==> flow/design.v <==
module top(clk, rst, start,i, socin1
  ,socin2
  ,socin3
  ,socin4,
  socout1
  ,socout2
  ,socout3
  ,socout4
  ,outReady);
  input i;
  input start;
  input clk;
  input rst;
  input socin1;
  input socin2;
  input socin3;
  input socin4;
  output socout1;
  output socout2;
  output socout3;
  output socout4;
  output outReady;
wire loadOut1
  ,loadOut2
  ,loadOut3
  ,loadOut4
  ,shft
  ,clrCount1
  ,loadDivide1
  ,loadDivide2
  ,loadMultiply
  ,divideDone1
  ,divideDone2
  ,multiplyDone
  ,ngtv
  ,loaded
  ,outDone;
  wire [1:0] sel2;
  CONTROLPATH z0 (
   loadOut1
  ,loadOut2
  ,loadOut3
  ,loadOut4
  ,shft
  ,clrCount1
  ,sel2
  ,loadDivide1
  ,loadDivide2
  ,loadMultiply
  ,divideDone1
  ,divideDone2
  ,multiplyDone
  ,ngtv
  ,loaded
  ,start
  ,clk
  ,rst
  ,outDone
);
 DATAPATH z1 (
   i
  ,clk
  ,rst
  ,socin1
  ,socin2
  ,socin3
  ,socin4
  ,shft
  ,loadOut1
  ,loadOut2
  ,loadOut3
  ,loadOut4
  ,clrCount1
  ,sel2
  ,loadDivide1
  ,loadDivide2
  ,loadMultiply
  ,socout1
  ,socout2
  ,socout3
  ,socout4
  ,divideDone1
  ,divideDone2
  ,multiplyDone
  ,outDone
  ,outReady
  ,loaded
  ,ngtv
);
endmodule
module CONTROLPATH(
   loadOut1
  ,loadOut2
  ,loadOut3
  ,loadOut4
  ,shft
  ,clrCount1
  ,sel2
  ,loadDivide1
  ,loadDivide2
  ,loadMultiply
  ,divideDone1
  ,divideDone2
  ,multiplyDone
  ,ngtv
  ,loaded
  ,start
  ,clk
  ,rst
  ,outDone
);
  input clk;
  input rst;
  input divideDone1;
  input divideDone2;
  input loaded;
  input multiplyDone;
  input ngtv;
  input start;
  input outDone;
  output reg loadOut1;
  output reg loadOut2;
  output reg loadOut3;
  output reg loadOut4;
  output reg clrCount1;
  output reg [1:0] sel2;
  output reg shft;
  output reg loadDivide1;
  output reg loadDivide2;
  output reg loadMultiply;
  reg [4:0] state;
  parameter S0=5'b00000,S1=5'b00001,S2=5'b00010,S3=5'b00011,S4=5'b00100,S5=5'b00101,S6=5'b00110,S7=5'b00111,S8=5'b01000,S9=5'b01001, S10=5'b01010,S11=5'b01011,S12=5'b01100,S13=5'b01101,S14=5'b01110,S15=5'b01111,S16=5'b10000,S17=5'b10001,S18=5'b10010,S19=5'b10011, S20=5'b10100,S21=5'b10101,S22=5'b10110,S23=5'b10111,S24=5'b11000,S25=5'b11001;
  always@(posedge clk)
    if(rst) state <= S0;
    else
    case(state)
      S0: if(start == 1) state <= S1;
      S1: state <= S2;  
      S2: if(loaded) begin if(!ngtv) state <= S3; else state <= S24; end  
      S3: state <= S4;  
      S4: if(divideDone2) state <= S5;  
      S5: state <= S6;  
      S6: if(multiplyDone) state <= S7;  
      S7: state <= S8;  
      S8: state <= S9;  
      S9: if(divideDone2) state <= S10;  
      S10: state <= S11;  
      S11: if(multiplyDone) state <= S12;  
      S12: state <= S13;  
      S13: state <= S14;  
      S14: if(divideDone2) state <= S15;  
      S15: state <= S16;  
      S16: if(multiplyDone) state <= S17;  
      S17: state <= S18;  
      S18: state <= S19;  
      S19: if(divideDone2) state <= S20;  
      S20: state <= S21;  
      S21: if(multiplyDone) state <= S22;  
      S22: state <= S23;  
      S23: if(outDone) state <= S0;
      S24: state <= S25;  
      S25: if(divideDone1) state <= S3;
  default: state <= S0;
    endcase
  always@(*)
    begin
      clrCount1    = (state==S1);
      loadDivide2  = (state==S3)|(state==S8)|(state==S13)|(state==S18);
      loadMultiply = (state==S5)|(state==S10)|(state==S15)|(state==S20);
      loadOut1     = (state==S7);
      loadOut2     = (state==S12);
      loadOut3     = (state==S17);
      loadOut4     = (state==S22);
      shft         = (state==S23);
      loadDivide1  = (state==S24);
      if(state>=S8 && state<=S12) sel2 = 2'd1;
      else if(state>=S13 && state<=S17) sel2 = 2'd2;
      else if(state>=S18 && state<=S23) sel2 = 2'd3;
      else sel2 = 2'd0;
    end
endmodule
module DATAPATH(
   i
  ,clk
  ,rst
  ,socin1
  ,socin2
  ,socin3
  ,socin4
  ,shft
  ,loadOut1
  ,loadOut2
  ,loadOut3
  ,loadOut4
  ,clrCount1
  ,sel2
  ,loadDivide1
  ,loadDivide2
  ,loadMultiply
  ,socout1
  ,socout2
  ,socout3
  ,socout4
  ,divideDone1
  ,divideDone2
  ,multiplyDone
  ,outDone
  ,outReady
  ,loaded
  ,ngtv
);
  input i;
  input clk;
  input rst;
  input socin1;
  input socin2;
  input socin3;
  input socin4;
  input loadOut1;
  input loadOut2;
  input loadOut3;
  input loadOut4;
  input shft;
  input clrCount1;
  input loadMultiply;
  input loadDivide1;
  input loadDivide2;
  input [1:0] sel2;
  output socout1;
  output ngtv;
  output loaded;
  output socout2;
  output socout3;
  output socout4;
  output divideDone1;
  output divideDone2;
  output outDone;
  output outReady;
  output multiplyDone;
  wire ld1;
  wire ld2;
  wire [12:0] current;
  wire [9:0] soc1;
  wire [9:0] soc2;
  wire [9:0] soc3;
  wire [9:0] soc4;
  wire [3:0] count;
  wire [10:0] soc_1;
  wire [10:0] soc_2;
  wire [10:0] soc_3;
  wire [10:0] soc_4;
  wire [43:0] mux_out;
  wire [12:0] sum_out;
  wire [25:0] multiplyOut;
  wire outDone1;
  wire outDone2;
  wire outDone3;
  wire outDone4;
  wire outReady1;
  wire outReady2;
  wire outReady3;
  wire outReady4;
  assign outReady = outReady1&outReady2&outReady3&outReady4;
  assign outDone  = outDone1&outDone2&outDone3&outDone4;
  assign loaded = !ld1;
  wire sel;
  assign sel = current[12];
  assign ngtv = current[12];
  wire [12:0] divideOut;
  wire [12:0] divideIn;
  wire divideDone11;
  wire divideDone12;
  wire divideDone13;
  wire divideDone14;
  wire s1;
  wire s2;
  wire s3;
  wire s4;
  wire [10:0] soc_11;
  wire [10:0] soc_22;
  wire [10:0] soc_33;
  wire [10:0] soc_44;
  assign s1 = |{1'b0,soc1};
  assign s2 = |{1'b0,soc2};
  assign s3 = |{1'b0,soc3};
  assign s4 = |{1'b0,soc4};
  assign divideDone1 = divideDone11&divideDone12&divideDone13&divideDone14;
  SIPO13     S1(current,i,clk,ld1);
  SIPO10     S2(soc1,socin1,clk,ld2);
  SIPO10     S3(soc2,socin2,clk,ld2);
  SIPO10     S4(soc3,socin3,clk,ld2);
  SIPO10     S5(soc4,socin4,clk,ld2);
  COUNTER1   A1(count,clk,clrCount1,rst);
  COMPARATOR C1(count,ld1,ld2);
  DIVIDER1    A2(soc_1,divideDone11,10'd1,soc1,loadDivide1,clk);
  DIVIDER1    A3(soc_2,divideDone12,10'd1,soc2,loadDivide1,clk);
  DIVIDER1    A4(soc_3,divideDone13,10'd1,soc3,loadDivide1,clk);
  DIVIDER1    A5(soc_4,divideDone14,10'd1,soc4,loadDivide1,clk);
  DIVIDER2    A6(divideIn,sum_out,divideOut,loadDivide2,clk,divideDone2);
  MUX1       M1({1'b0,soc1},{1'b0,soc2},{1'b0,soc3},{1'b0,soc4},soc_11,soc_22,soc_33,soc_44,mux_out,sel);
  MUX2       M2(mux_out[43:33],mux_out[32:22],mux_out[21:11],mux_out[10:0],divideIn[10:0],sel2);
  assign divideIn[12:11] = 2'b00;
  MUX3       M3(11'b0,soc_1,s1,soc_11);
  MUX3       M4(11'b0,soc_2,s2,soc_22);
  MUX3       M5(11'b0,soc_3,s3,soc_33);
  MUX3       M6(11'b0,soc_4,s4,soc_44);
  ADDER      W1(mux_out[43:33],mux_out[32:22],mux_out[21:11],mux_out[10:0],sum_out);
  BOOTH      B1(current,{1'b0,divideOut[12:1]},multiplyOut,loadMultiply,clk,multiplyDone);
  PISO       P1(multiplyOut[23:11],socout1,clk,rst,loadOut1,outDone1,outReady1,shft);
  PISO       P2(multiplyOut[23:11],socout2,clk,rst,loadOut2,outDone2,outReady2,shft);
  PISO       P3(multiplyOut[23:11],socout3,clk,rst,loadOut3,outDone3,outReady3,shft);
  PISO       P4(multiplyOut[23:11],socout4,clk,rst,loadOut4,outDone4,outReady4,shft);
endmodule
module SIPO13(d_out,d_in,clk,en);
  input d_in,clk,en;
  output [12:0] d_out;
  reg [12:0] out;
  assign d_out = out;
  always@(posedge clk)
    if(en)
    begin
      out[12] <= d_in;
      out[11:0] <= out[12:1];
    end
endmodule
module SIPO10(d_out,d_in,clk,en);  
  input d_in,clk,en;
  output [9:0] d_out;
  reg [9:0] out;
  assign d_out = out;
  always@(posedge clk)
    if(en)
    begin
      out[9] <= d_in;
      out[8:0] <= out[9:1];
    end
endmodule
module COUNTER1(d_out,clk,clr,rst);
  input clk,clr,rst;
  output reg [3:0] d_out;
  always@(posedge clk)
    begin
      if(rst)
        d_out <= 13;
      else if(clr)
        d_out <= 0;
      else if(d_out < 13)
        d_out <= d_out + 1;
    end
endmodule
module COMPARATOR(din,ld1,ld2);
  input [3:0] din;
  output ld1,ld2;
  assign ld1 = din<13;
  assign ld2 = din<10;
endmodule
module DIVIDER1(d_out,divideDone,numerator,denominator,load,clk);
  input [9:0] numerator,denominator;
  input load,clk;
  output divideDone;
  output [10:0] d_out;  
  reg [3:0] count;  
  reg [10:0] A;  
  reg [10:0] Q; 
  reg [9:0] M;  
  wire [10:0]AM;
  assign AM = A-M;
  assign d_out = Q;
  assign divideDone = (count==10);
  always@(posedge clk)
    begin
      if(load==1)
        begin
          count <= 0;
          A <= {1'b0,numerator};
          M <= denominator;
          Q <= 0;
        end
      else if(count < 11)
        begin
          count <= count +1 ;
          if(A<M)
            begin 
             Q <= Q << 1;
             A <= A << 1;
            end
          else
            begin
              Q <= {Q[9:0],1'b1};
              A <= {AM[9:0],1'b0};
            end
        end
    end
endmodule
module DIVIDER2(numerator,denominator,d_out,load,clk,divideDone);
  input [12:0] numerator,denominator;
  input load,clk;
  output [12:0] d_out;
  output divideDone;
  reg [12:0] Q;
  reg[13:0] A;
  reg [12:0] M;
  reg [3:0] count;
  wire [13:0] AM;
  assign AM = A-M;
  assign d_out = Q;
  assign divideDone = (count==13);
  always@(posedge clk)
    begin
      if(load)
        begin
          count <= 0;
          Q <= 0;
          M <= denominator;
          A <= {1'b0,numerator};
        end
      else if(count < 13)
        begin
          count <= count+1;
          if(A < M)
            begin
              Q <= Q << 1;
              A <= A << 1;
            end
          else 
            begin
              A <= {AM[12:0],1'b0};
              Q <= {Q[12:0],1'b1};
            end
         end
    end
endmodule
module ADDER(in1,in2,in3,in4,out);
  input [10:0] in1;
  input [10:0] in2;
  input [10:0] in3;
  input [10:0] in4;
  output reg [12:0] out;
  always@(*)
    out = {2'b00,in1}+{2'b00,in2}+{2'b00,in3}+{2'b00,in4};
endmodule
module MUX1(in1,in2,in3,in4,in5,in6,in7,in8,out,sel);
  input [10:0] in1;
  input [10:0] in2;
  input [10:0] in3;
  input [10:0] in4;
  input [10:0] in5;
  input [10:0] in6;
  input [10:0] in7;
  input [10:0] in8;
  input sel;
  output reg [43:0] out;
  always@(*)
    out = sel ? {in5,in6,in7,in8}:{in1,in2,in3,in4};
endmodule
module MUX2(in1,in2,in3,in4,out,sel);
  input [10:0] in1;
  input [10:0] in2;
  input [10:0] in3;
  input [10:0] in4;
  input [1:0] sel;
  output reg [10:0] out;
  always@(*)
    case(sel)
      2'b00: out[10:0] = in1[10:0];
      2'b01: out[10:0] = in2[10:0];
      2'b10: out[10:0] = in3[10:0];
      2'b11: out[10:0] = in4[10:0];
    endcase
endmodule
module MUX3(in1,in2,sel,out);
  input [10:0] in1;
  input [10:0] in2;
  input sel;
  output reg [10:0] out;
  always@(*)
    out = sel ? in2:in1;
endmodule
module BOOTH(in1,in2,out,load,clk,done);
  input [12:0] in1,in2;
  input clk,load;
  output [25:0] out;
  output done;
  reg [12:0] A;
  reg [12:0] Q;
  reg [12:0] M;
  wire [13:0] AM1;
  wire [13:0] AM2;
  assign AM1 = {A[12],A}+{M[12],M};
  assign AM2 = {A[12],A}-{M[12],M};
  assign out = {A,Q};
  reg [3:0] count;
  reg Q_1;
  assign done = (count==13);
  always@(posedge clk)
    begin
      if(load)
        begin
          count <= 0;
          A <= 0;
          M <= in1;
          Q <= in2;
          Q_1 <= 0;
        end
      else if(count < 13)
        begin
          count <= count + 1;
          if(in2 == 4096)
            begin
            A<= 0;
          	Q <= in1;
            end
          else if({Q[0],Q_1} == 2'b00 | {Q[0],Q_1} == 2'b11)
             begin
               A <= {A[12],A[12:1]};
               Q <= {A[0],Q[12:1]};
               Q_1 <= Q[0];
             end
          else if({Q[0],Q_1} == 2'b01)
            begin
              A <= AM1[13:1];
              Q <= {AM1[0],Q[12:1]};
              Q_1 <= Q[0];
            end
          else
            begin
              A <= AM2[13:1];
              Q <= {AM2[0],Q[12:1]};
              Q_1 <= Q[0];
            end
        end 
    end
endmodule
module PISO(d_in,d_out,clk,rst,load,done,ready,shft);
  input [12:0] d_in;
  input clk;
  input rst;
  input load;
  input shft;
  output d_out;
  output done;
  output ready;
  reg [12:0] out;
  reg [4:0] count;
  assign d_out = out[0];
  assign done = count==13;
  assign ready = !done;
  always@(posedge clk)
    begin
      if(rst)
        count <= 13;
      else if(load)
        begin
          out <= d_in;
          count <= 1;
        end
      else if(count < 13 & shft)
        begin
        count <= count+1;
          out <= out >>1;
        end
    end
endmodule
Reports on top
The steps from the RTL of top to its reports follow in flow order.
Lines are those of the file above, counted from 1.
Operators carry their Yosys type and port widths (W data, S select, Z words).
Cell names lack the library's common part.
{"block": "inputs", "top_module": "top", "clock_port": "clk", "lib": "sky130hd", "pvt_corner": "tt_025C_1v80"}

Word level
Yosys after proc, flatten, opt, wreduce and memory -nomap, before mapping. Memory bits, and registers merged into a memory's read port (data or address), are not among the register bits. Print and check cells are not counted. Equal cells are merged and count once.
{"block": "classes", "add_sub_neg": 21, "n_cmp": 23, "n_eq": 52, "n_mux": 59, "bitwise": 22, "reduce_and_logical": 32}
{"block": "ops", "cell": "$mux W13", "count": 14}
{"block": "ops", "cell": "$pmux W5 S26", "count": 1}
{"block": "ops", "cell": "$mux W11", "count": 9}
{"block": "ops", "cell": "$mux W5", "count": 13}
{"block": "ops", "cell": "$eq A5 B4 Y1 const B", "count": 12}
{"block": "ops", "cell": "$eq A5 B5 Y1 const B", "count": 10}
{"block": "ops", "cell": "$lt A11 B10 Y1", "count": 4}
{"block": "ops", "cell": "$pmux W11 S4", "count": 1}
{"block": "ops", "cell": "$mux W44", "count": 1}
{"block": "ops", "cell": "$sub A10 B10 Y10", "count": 4}
{"block": "ops", "cell": "$reduce_or A10 Y1", "count": 4}
{"block": "ops", "cell": "$mux W4", "count": 10}
{"block": "ops", "cell": "$lt A4 B4 Y1 const B", "count": 8}
{"block": "ops", "cell": "$add A4 B1 Y4 const B", "count": 7}
{"block": "ops", "cell": "$add A13 B11 Y13", "count": 2}
{"block": "ops", "cell": "$eq A4 B4 Y1 const B", "count": 6}
{"block": "ops", "cell": "$ne A2 B1 Y1 const B", "count": 10}
{"block": "ops", "cell": "$add A5 B1 Y5 const B", "count": 4}
{"block": "ops", "cell": "$eq A5 B3 Y1 const B", "count": 4}
{"block": "ops", "cell": "$lt A5 B4 Y1 const B", "count": 4}
{"block": "ops", "cell": "$add A13 B13 Y14", "count": 1}
{"block": "ops", "cell": "$sub A13 B13 Y14", "count": 1}
{"block": "ops", "cell": "$lt A14 B13 Y1", "count": 1}
{"block": "ops", "cell": "$reduce_bool A2 Y1", "count": 7}
{"block": "ops", "cell": "$mux W14", "count": 1}
{"block": "ops", "cell": "$and A1 B1 Y1", "count": 13}
{"block": "ops", "cell": "$sub A13 B13 Y13", "count": 1}
{"block": "ops", "cell": "$add A11 B11 Y12", "count": 1}
Not listed: further kinds 21, cells in them 55.
{"block": "word_totals", "register_bits": 366, "in_bits": 8, "output_inout_bits": 5}

Longest topological paths
Longest topological path by Yosys (ltp), each cell counted once; first at word level (registers and memories cut), then after technology mapping (sequential cells cut; the memories' decode and read muxes count).
{"block": "logic_depth", "depth_word": 8, "abc_area": 0, "mapped_depth": 21, "mapped_depth_nobuf": 20}

Netlist
The flow's flattened synthesis, as Yosys stat reports it; memories are mapped. The netlist is that of the ABC_AREA named above (0 if unset); the other value can give another one.
The area totals of this step are shown rounded.
{"block": "by_type", "cell": "edfxtp_1", "count": 194}
{"block": "by_type", "cell": "dfxtp_1", "count": 193}
{"block": "by_type", "cell": "ha_1", "count": 126}
{"block": "by_type", "cell": "nand2_1", "count": 202}
{"block": "by_type", "cell": "a21oi_1", "count": 151}
{"block": "by_type", "cell": "inv_1", "count": 153}
{"block": "by_type", "cell": "mux2_2", "count": 50}
{"block": "by_type", "cell": "nor2_1", "count": 131}
{"block": "by_type", "cell": "o21ai_0", "count": 88}
{"block": "by_type", "cell": "fa_1", "count": 20}
{"block": "by_type", "cell": "xnor2_1", "count": 45}
{"block": "by_type", "cell": "mux2i_1", "count": 36}
{"block": "by_type", "cell": "xor2_1", "count": 28}
{"block": "by_type", "cell": "clkbuf_1", "count": 63}
{"block": "by_type", "cell": "nor2b_1", "count": 33}
{"block": "by_type", "cell": "nor3_1", "count": 39}
{"block": "by_type", "cell": "a211oi_1", "count": 24}
{"block": "by_type", "cell": "nor4_1", "count": 27}
Not listed: further types 67, cells in them 418.
{"block": "synth_totals", "stdcells": 2021, "yosys_area_um2": 20360, "ffs": 387, "n_buf": 82}
By module: a second synthesis without flattening, with its own total; a netlist apart from the flattened one above.
{"block": "unflattened", "hier_cells": 2124, "area_unflattened_um2": 22570}
Rows give one instance, submodules left out.
{"block": "by_module", "mod": "DIVIDER1", "instances": 4, "cells": 202, "mod_area_um2": 1946, "seq_area_um2": 920.9}
{"block": "by_module", "mod": "PISO", "instances": 4, "cells": 59, "mod_area_um2": 830.8, "seq_area_um2": 490.5}
{"block": "by_module", "mod": "BOOTH", "instances": 1, "cells": 375, "mod_area_um2": 3307, "seq_area_um2": 1141}
{"block": "by_module", "mod": "DIVIDER2", "instances": 1, "cells": 253, "mod_area_um2": 2447, "seq_area_um2": 1141}
{"block": "by_module", "mod": "SIPO10", "instances": 4, "cells": 10, "mod_area_um2": 300.3, "seq_area_um2": 300.3}
{"block": "by_module", "mod": "ADDER", "instances": 1, "cells": 149, "mod_area_um2": 1180, "seq_area_um2": 0.0}
{"block": "by_module", "mod": "CONTROLPATH", "instances": 1, "cells": 94, "mod_area_um2": 892.1, "seq_area_um2": 520.5}
{"block": "by_module", "mod": "MUX1", "instances": 1, "cells": 49, "mod_area_um2": 737.0, "seq_area_um2": 0.0}
{"block": "by_module", "mod": "MUX3", "instances": 4, "cells": 12, "mod_area_um2": 172.7, "seq_area_um2": 0.0}
{"block": "by_module", "mod": "SIPO13", "instances": 1, "cells": 13, "mod_area_um2": 390.4, "seq_area_um2": 390.4}
{"block": "by_module", "mod": "MUX2", "instances": 1, "cells": 13, "mod_area_um2": 267.8, "seq_area_um2": 0.0}
{"block": "by_module", "mod": "COUNTER1", "instances": 1, "cells": 22, "mod_area_um2": 207.7, "seq_area_um2": 80.1}
{"block": "by_module", "mod": "DATAPATH", "instances": 1, "cells": 22, "mod_area_um2": 122.6, "seq_area_um2": 0.0}
{"block": "by_module", "mod": "COMPARATOR", "instances": 1, "cells": 2, "mod_area_um2": 17.5, "seq_area_um2": 0.0}
{"block": "by_module", "mod": "top", "instances": 1, "cells": 0, "mod_area_um2": 0.0, "seq_area_um2": 0.0}

Path before layout
Path of least setup slack by OpenSTA after synthesis, without wires, with an ideal clock, recovery checks aside; 20% of the period is set as input and as output delay. Where synthesis merged equal registers, the netlist keeps one of their names.
{"block": "synth_timing", "path_kind": "register -> register", "startpoint": "reg z1.S1.out[12]", "endpoint": "reg z1.A6.M[12]", "period_ps": 5000, "setup_ps": 259, "launch_ps": 0, "t_arrival_ps": 4386, "t_required_ps": 4741, "setup_slack_ps": 355, "delay_ps": 4645, "path_stages": 19, "synth_period_reached_ps": 4645}
"delay_ps" = arrival - input delay + setup time.
"path_stages": output pins that drive a net of the path, with the launching flip-flop's if there is one; two outputs of one cell count as two.
"synth_period_reached_ps" is the clock period less the worst setup slack; recovery checks do not enter. This is arithmetic on one report: input and output delays are still those of the set period (20% each).
Between the ends stands the longest chain of elaborated cells between them, by number of cells; it is not shown to be the way that was timed. Of several equally long chains one is given.
A line is the first line of the expression or statement that the cell stems from. Yosys adds cells for indexed reads and writes and turns some case tables into memories.
{"block": "synth_via", "path_cell_list": "edfxtp_1 inv_1 clkbuf_1 clkbuf_1 a22o_1 ha_1 inv_1 fa_1 xor2_1 fa_1 inv_1 ha_1 a21o_1 a21oi_1 nand2b_1 a21boi_0 o41ai_1 o211ai_1 o31a_1", "elab_chain_cells": 4, "cone_cells": 4, "lines_between": 2, "classes_between": "add/sub: 3; mux: 1"}
{"block": "synth_lines", "element": "start, declared", "line_no": 317, "text": "reg [12:0] out;"}
{"block": "synth_lines", "element": "start, assigned", "line_no": 322, "text": "out[12] <= d_in;"}
{"block": "synth_lines", "element": "$mux W44", "line_no": 454, "text": "out = sel ? {in5,in6,in7,in8}:{in1,in2,in3,in4};"}
{"block": "synth_lines", "element": "$add A11 B11 Y12", "line_no": 440, "text": "out = {2'b00,in1}+{2'b00,in2}+{2'b00,in3}+{2'b00,in4};"}
{"block": "synth_lines", "element": "$add A13 B11 Y13 (2 in a row)", "line_no": 440}
{"block": "synth_lines", "element": "end, assigned", "line_no": 414, "text": "M <= denominator;"}
{"block": "synth_lines", "element": "end, declared", "line_no": 402, "text": "reg [12:0] M;"}

Timing after layout
Path of least setup slack in the final report of run 2 (OpenROAD, finished layout, wires in). Where an end is a register, its clock arrival counts in the times.
The path's times are printed in steps of 10 ps; the period is the one set.
{"block": "layout_timing", "path_kind": "register -> register", "startpoint": "reg z1.S3.out[5]", "endpoint": "reg z1.A6.M[11]", "period_ps": 4810, "setup_ps": 270, "launch_ps": 560, "t_arrival_ps": 4930, "t_required_ps": 5110, "setup_slack_ps": 170, "path_stages": 19}
Between the ends stands the longest chain of elaborated cells between them, by number of cells; it is not shown to be the way that was timed. Of several equally long chains one is given.
{"block": "layout_via", "path_cell_list": "edfxtp_1 nor4_2 a31oi_4 buf_6 a22o_1 ha_1 a21o_1 a21oi_2 nand2b_1 a21oi_1 o41a_1 a311oi_2 xor2_1 fa_1 inv_1 ha_4 nor2_1 a311oi_1 o311ai_1", "elab_chain_cells": 6, "cone_cells": 6, "lines_between": 4, "classes_between": "add/sub: 3; mux: 2; reduce/logical: 1"}
{"block": "layout_lines", "element": "start, declared", "line_no": 329, "text": "reg [9:0] out;"}
{"block": "layout_lines", "element": "start, assigned", "line_no": 335, "text": "out[8:0] <= out[9:1];"}
{"block": "layout_lines", "element": "$reduce_or A10 Y1", "line_no": 284, "text": "assign s2 = |{1'b0,soc2};"}
{"block": "layout_lines", "element": "$mux W11", "line_no": 477, "text": "out = sel ? in2:in1;"}
{"block": "layout_lines", "element": "$mux W44", "line_no": 454, "text": "out = sel ? {in5,in6,in7,in8}:{in1,in2,in3,in4};"}
{"block": "layout_lines", "element": "$add A11 B11 Y12", "line_no": 440, "text": "out = {2'b00,in1}+{2'b00,in2}+{2'b00,in3}+{2'b00,in4};"}
{"block": "layout_lines", "element": "$add A13 B11 Y13 (2 in a row)", "line_no": 440}
{"block": "layout_lines", "element": "end, assigned", "line_no": 414, "text": "M <= denominator;"}
{"block": "layout_lines", "element": "end, declared", "line_no": 402, "text": "reg [12:0] M;"}

Subject: top on sky130hd, stored results

Hello all,

Below are 3 stored runs of the flow (Yosys, OpenROAD; platform sky130hd) on top, each with its settings and what was measured, unordered. Constraints: input delay and output delay 20% of the set period each, output load 0.01 pF.
"achievedPeriod_ps" = clock period - worst setup slack. The figure is calculated, with input and output delays left at 20% of the set period.
"timing.worst_path_ps": the worst setup path's part of the clock period (all of it between registers, 20% less for each end at a port) less its slack. A launch clock that arrives late makes it longer, a capture clock that arrives late makes it shorter.
"fin_power_w" rests on the timing tool's default activity at the inputs, not on a simulated workload.
"timing.worst_path_ps" is known to 10 ps.
Results are given in rounded form.

{"run": "run 1", "settings": { "ABC_AREA": 1, "CAP_MARGIN": 30, "CELL_PAD_IN_SITES_GLOBAL_PLACEMENT": 2, "CORE_ASPECT_RATIO": 0.64, "CORE_MARGIN": 6, "CORE_UTILIZATION": 69, "CTS_CLUSTER_SIZE": 67, "GPL_TIMING_DRIVEN": 1, "HOLD_SLACK_MARGIN": -0.0, "MAX_ROUTING_LAYER": "met4", "MIN_ROUTING_LAYER": "met2", "PLACE_DENSITY_LB_ADDON": 0.25, "SETUP_SLACK_MARGIN": 1.3, "SLEW_MARGIN": 25, "TNS_END_PERCENT": 50, "period_ns": 4.6 }, "outcome": "stopped before the end: placement reported FLW-0024"}
{"run": "run 2", "settings": { "CORE_UTILIZATION": 40, "PLACE_DENSITY": 0.6, "period_ns": 4.81, "CAP_MARGIN": 20, "CORE_MARGIN": 2, "SLEW_MARGIN": 20 }, "results": { "tns_ps": 0, "ws_hold_ps": 421, "synthesis_area_um2": 20360, "achievedPeriod_ps": 4636, "fin_util_frac": 0.458, "timing.setup.ws_ps": 174, "stdcell_area_um2": 23000, "fin_power_w": 0.0172, "timing.worst_path_ps": 4640, "critical_path_kind": "register -> register", "die_um2": 52710 }}
{"run": "run 3", "settings": { "CORE_UTILIZATION": 40, "PLACE_DENSITY": 0.6, "SETUP_SLACK_MARGIN": 0.43, "period_ns": 4.81, "CAP_MARGIN": 20, "CORE_MARGIN": 2, "SLEW_MARGIN": 20 }, "results": { "tns_ps": 0, "ws_hold_ps": 433, "synthesis_area_um2": 20360, "achievedPeriod_ps": 4578, "fin_util_frac": 0.46, "timing.setup.ws_ps": 232, "stdcell_area_um2": 23100, "fin_power_w": 0.01772, "timing.worst_path_ps": 4580, "critical_path_kind": "register -> register", "die_um2": 52710 }}

Thanks
